==> flow/design.v <==
`timescale 1ns / 1ps
module pid_controller(
    input  logic        clk,
    input  logic        rst_n,
    input  logic [15:0] setpoint,
    input  logic [15:0] feedback,
    input  logic [15:0] Kp,
    input  logic [15:0] Ki,
    input  logic [15:0] Kd,
    input  logic [15:0] clk_prescaler,
    output logic [15:0] control_signal
);
    logic signed [16:0]  error_s;         
    logic signed [16:0]  prev_error_s;
    logic signed [31:0]  integral_s;      
    logic signed [31:0]  derivative_s;
    logic [15:0] clk_divider;
    logic        sampling_flag;
    logic signed [31:0] kp_mul, ki_mul;
    logic signed [31:0] kd_mul;
    logic signed [31:0] control_calc;
    always_ff @(posedge clk or negedge rst_n) begin
        if (!rst_n) begin
            clk_divider    <= 16'h0000;
            sampling_flag  <= 1'b0;
        end else if (clk_divider == clk_prescaler) begin
            clk_divider    <= 16'h0000;
            sampling_flag  <= 1'b1;
        end else begin
            clk_divider    <= clk_divider + 16'd1;
            sampling_flag  <= 1'b0;
        end
    end
    always_comb begin
        error_s = $signed({1'b0, setpoint}) - $signed({1'b0, feedback});
        kp_mul = $signed({1'b0, Kp}) * error_s;
        ki_mul = $signed({1'b0, Ki}) * error_s;
        kd_mul = $signed({1'b0, Kd}) * (error_s - prev_error_s);
        control_calc = kp_mul + integral_s + kd_mul;
    end
    always_ff @(posedge clk or negedge rst_n) begin
        if (!rst_n) begin
            prev_error_s   <= '0;
            integral_s     <= '0;
            derivative_s   <= '0;
            control_signal <= 16'h0000;
        end else if (sampling_flag) begin
            integral_s   <= integral_s + ki_mul;
            derivative_s <= kd_mul;
            control_signal <= control_calc[15:0];
            prev_error_s <= error_s;
        end
    end
endmodule
`timescale 1ns/1ps
module top (
  input  logic        clk,
  input  logic        rst_n,
  input  logic [15:0] setpoint,
  input  logic [15:0] feedback,
  input  logic [15:0] Kp,
  input  logic [15:0] Ki,
  input  logic [15:0] Kd,
  input  logic [15:0] clk_prescaler,
  output logic [15:0] control_signal
);
  pid_controller u_dut (
    .clk(clk),
    .rst_n(rst_n),
    .setpoint(setpoint),
    .feedback(feedback),
    .Kp(Kp),
    .Ki(Ki),
    .Kd(Kd),
    .clk_prescaler(clk_prescaler),
    .control_signal(control_signal)
  );
endmodule
==> From RTL to reports: top <==
Tool output for the design above, in the order of the flow.
Lines are those of the file above, counted from 1.
Cell names lack the library's common part.
{ "design": {"top": "top", "clk_port": "clk", "library": "sky130hd", "pvt_corner": "tt_025C_1v80"} }

==> Word-level counts <==
Counts by Yosys on the flattened word-level netlist (proc, flatten, opt, wreduce; memories kept). Register bits leave out memories and registers merged into their read ports (data or address); mux counts leave out enables and synchronous resets folded into registers. Print and check cells are left out. Cells with the same type and inputs are merged into one.
{ "word_totals": {"regBits": 82, "input_bits": 98, "out_inout_bits": 16, "elab_cells": 17} }
{ "op_classes": {"addsub": 6, "mul": 3, "n_eq": 1, "n_mux": 2} }
{ "ops": {"columns": ["operator", "n"], "rows": [
  ["multiplier 17 x 17 -> 32 bit", 1],
  ["multiplier 17 x 32 -> 16 bit", 1],
  ["multiplier 17 x 17 -> 16 bit", 1],
  ["adder 16 bit", 2],
  ["adder 32 bit", 1],
  ["subtractor 17 x 17 -> 18 bit", 1],
  ["subtractor 16 x 16 -> 17 bit", 1],
  ["adder 16 x 1 -> 16 bit with constant B", 1],
  ["== test 16 bit", 1],
  ["two-way mux 16 bit", 1],
  ["two-way mux 1 bit", 1]
]} }

==> Logic depth <==
Depth = most cells in a row (Yosys ltp): at word level without a register or memory, in the mapped netlist without a sequential cell, where the memories' decode and read muxes count.
{ "depth": {"word_depth": 4, "abc_area": 1, "mapped_depth": 54, "depth_no_buf": 53} }

==> After synthesis <==
The flow's flattened synthesis, as Yosys stat reports it; memories are mapped. The netlist is that of the ABC_AREA named above (0 if unset); the other value can give another one.
{ "by_type": {"columns": ["cell_type", "n", "type_area_um2"], "rows": [
  ["fa_1", 293, 5.87E+03],
  ["ha_1", 195, 2439.84],
  ["inv_1", 628, 2.36E+03],
  ["nand2_1", 546, 2.05E+03],
  ["dfrtp_1", 65, 1626.56],
  ["nor2_1", 256, 960.922],
  ["nand3_1", 102, 510.49],
  ["xnor2_1", 36, 315.302],
  ["xor2_1", 36, 315.302],
  ["o21ai_0", 47, 235.226],
  ["a21oi_1", 46, 230.221],
  ["clkbuf_1", 36, 135.13],
  ["nand2_2", 17, 106.352],
  ["nand4_1", 17, 106.352],
  ["nand3b_1", 13, 97.594],
  ["o21bai_1", 8, 60.058],
  ["nor3_1", 11, 55.053],
  ["a21o_1", 6, 45.043]
]} }
Not listed: further types 29, cells in them 57.
{ "synth_totals": {"cell_count": 2415, "yosys_area_um2": 17956.0, "ff_cells": 65, "n_buf": 47} }

==> Worst setup path after synthesis <==
Source: OpenSTA report_checks on the synthesized netlist (no wires, ideal clock, input and output delay 20% of the period each), path of least setup slack; recovery checks are left aside. Register names are those of the netlist, which keeps one name where synthesis merged equal registers.
{ "synth_path": {"path_type": "input -> register", "startpoint": "input port setpoint[0]", "endpoint": "register u_dut.control_signal[15]", "period_ps": 12500, "input_delay_ps": 2500, "setup_time_ps": 117, "t_first_pin_ps": 2500, "arrival_ps": 10594, "required_ps": 12383, "setup_slack_ps": 1789, "delay_ps": 8211, "stages": 46, "n_path_buf": 1, "period_less_setup_slack_ps": 10711} }
"delay_ps" = arrival - input delay + setup time.
"stages" counts driving pins, that of a launching flip-flop among them; a cell with two outputs on the path counts twice.
"period_less_setup_slack_ps" = period - worst setup slack (recovery checks aside). The figure is calculated, with input and output delays left at 20% of the set period.
Between the ends stands the longest chain of elaborated cells between them, by number of cells; it is not shown to be the way that was timed. Of several equally long chains one is given.
A line is the first line of the expression or statement that the cell stems from. Yosys adds cells for indexed reads and writes and turns some case tables into memories.
{ "synth_between": {"path_cell_list": "inv_1 > ha_1 > inv_1 > fa_1 > nand2_1 > nand3_2 > nand2_1 > nand2_2 > inv_2 > clkbuf_1 > ha_1 > nand2_1 > inv_1 > a21oi_1 > nand2_2 > a21o_1 > nand2_1 > nand2_1 > [... 10 more ...] > inv_1 > fa_1 > fa_1 > fa_1 > inv_1 > fa_1 > ha_1 > nand2_1 > nor2_1 > nand3_1 > o2111ai_1 > xor2_1 > nand3b_1 > nand2_1 > inv_1 > nand2_1 > nand3_1 > nand2_1", "elab_chain_len": 4} }
{ "synth_lines": {"columns": ["element", "line_no", "text"], "rows": [
  ["from (decl)", 59, "input  logic [15:0] setpoint,"],
  ["subtractor 16 x 16 -> 17 bit", 35, "error_s = $signed({1'b0, setpoint}) - $signed({1'b0, feedback});"],
  ["multiplier 17 x 17 -> 16 bit", 36, "kp_mul = $signed({1'b0, Kp}) * error_s;"],
  ["adder 16 bit (2 in a row)", 39, "control_calc = kp_mul + integral_s + kd_mul;"],
  ["to (assign)", 46, "control_signal <= 16'h0000;"],
  ["to (assign)", 50, "control_signal <= control_calc[15:0];"],
  ["to (decl)", 11, "output logic [15:0] control_signal"]
]} }

==> Timing after layout <==
From the final timing report of entry A: the path of least setup slack in the routed layout; clock arrival at registers is part of the times.
The path's times are printed in steps of 10 ps; the period is the one set.
{ "layout_path": {"path_type": "input -> register", "startpoint": "input port setpoint[0]", "endpoint": "register u_dut.control_signal[15]", "period_ps": 10900, "input_delay_ps": 2180, "setup_time_ps": 110, "t_first_pin_ps": 2180, "arrival_ps": 10900, "required_ps": 11150, "setup_slack_ps": 250, "stages": 42, "n_path_buf": 1} }
Between the ends stands the longest chain of elaborated cells between them, by number of cells; it is not shown to be the way that was timed. Of several equally long chains one is given.
{ "layout_between": {"path_cell_list": "dlymetal6s2s_1 > inv_2 > ha_4 > inv_4 > fa_2 > nand3_4 > nand3b_1 > nand2_4 > clkinvlp_4 > ha_4 > nand2_2 > inv_2 > nand2_2 > nand2_1 > nand2_2 > nand3_4 > xor2_4 > nor2_1 > [... 6 more ...] > fa_1 > fa_1 > fa_1 > inv_2 > fa_2 > inv_2 > ha_4 > nand2_4 > nor2_4 > nand3_2 > o2111ai_4 > xor2_4 > nand3b_1 > nand2_1 > inv_1 > nand2_1 > nand3_1 > nand2_1", "elab_chain_len": 4} }
{ "layout_lines": {"columns": ["element", "line_no", "text"], "rows": [
  ["from (decl)", 59, "input  logic [15:0] setpoint,"],
  ["subtractor 16 x 16 -> 17 bit", 35, "error_s = $signed({1'b0, setpoint}) - $signed({1'b0, feedback});"],
  ["multiplier 17 x 17 -> 16 bit", 36, "kp_mul = $signed({1'b0, Kp}) * error_s;"],
  ["adder 16 bit (2 in a row)", 39, "control_calc = kp_mul + integral_s + kd_mul;"],
  ["to (assign)", 46, "control_signal <= 16'h0000;"],
  ["to (assign)", 50, "control_signal <= control_calc[15:0];"],
  ["to (decl)", 11, "output logic [15:0] control_signal"]
]} }

Ticket comment

Flow measurements of top on sky130hd: 3 stored runs with different settings, listed in no order. Input and output delays are each 20% of the period that was set; the output load is 0.01 pF.
[
  {
    "run": "entry A",
    "settings": { "ABC_AREA": 1, "CAP_MARGIN": 40, "CORE_ASPECT_RATIO": 1.57, "CORE_MARGIN": 10, "CTS_CLUSTER_DIAMETER": 177, "CTS_CLUSTER_SIZE": 26, "GPL_ROUTABILITY_DRIVEN": 0, "GPL_TIMING_DRIVEN": 0, "MAX_ROUTING_LAYER": "met4", "MIN_ROUTING_LAYER": "met2", "PLACE_DENSITY_LB_ADDON": 0.15, "SLEW_MARGIN": 0, "TNS_END_PERCENT": 45, "period_ns": 10.9, "CORE_UTILIZATION": 40 },
    "results": { "finalCellArea_um2": 21637.0, "tns_setup_ps": 0, "fin_hold_ws_ps": 472, "synth_area_um2": 17956.0, "total_die_area_um2": 53980.5, "setup_worst_slack_ps": 254 }
  },
  {
    "run": "entry B",
    "settings": { "ABC_AREA": 1, "CAP_MARGIN": 40, "CORE_ASPECT_RATIO": 1.57, "CORE_MARGIN": 6, "CTS_CLUSTER_DIAMETER": 177, "CTS_CLUSTER_SIZE": 26, "GPL_ROUTABILITY_DRIVEN": 0, "GPL_TIMING_DRIVEN": 0, "MIN_ROUTING_LAYER": "met2", "PLACE_DENSITY_LB_ADDON": 0.15, "SLEW_MARGIN": 0, "TNS_END_PERCENT": 45, "period_ns": 10.9, "CORE_UTILIZATION": 40 },
    "results": { "finalCellArea_um2": 21292.9, "tns_setup_ps": 0, "fin_hold_ws_ps": 478, "synth_area_um2": 17956.0, "total_die_area_um2": 50247.9, "setup_worst_slack_ps": 148 }
  },
  {
    "run": "entry C",
    "settings": { "CORE_UTILIZATION": 40, "SETUP_SLACK_MARGIN": 2.4, "period_ns": 12.2, "CAP_MARGIN": 20, "CORE_MARGIN": 2, "SLEW_MARGIN": 20 },
    "results": { "finalCellArea_um2": 20030.5, "tns_setup_ps": 0, "fin_hold_ws_ps": 502, "synth_area_um2": 16932.5, "total_die_area_um2": 43993.0, "setup_worst_slack_ps": 925 }
  }
]
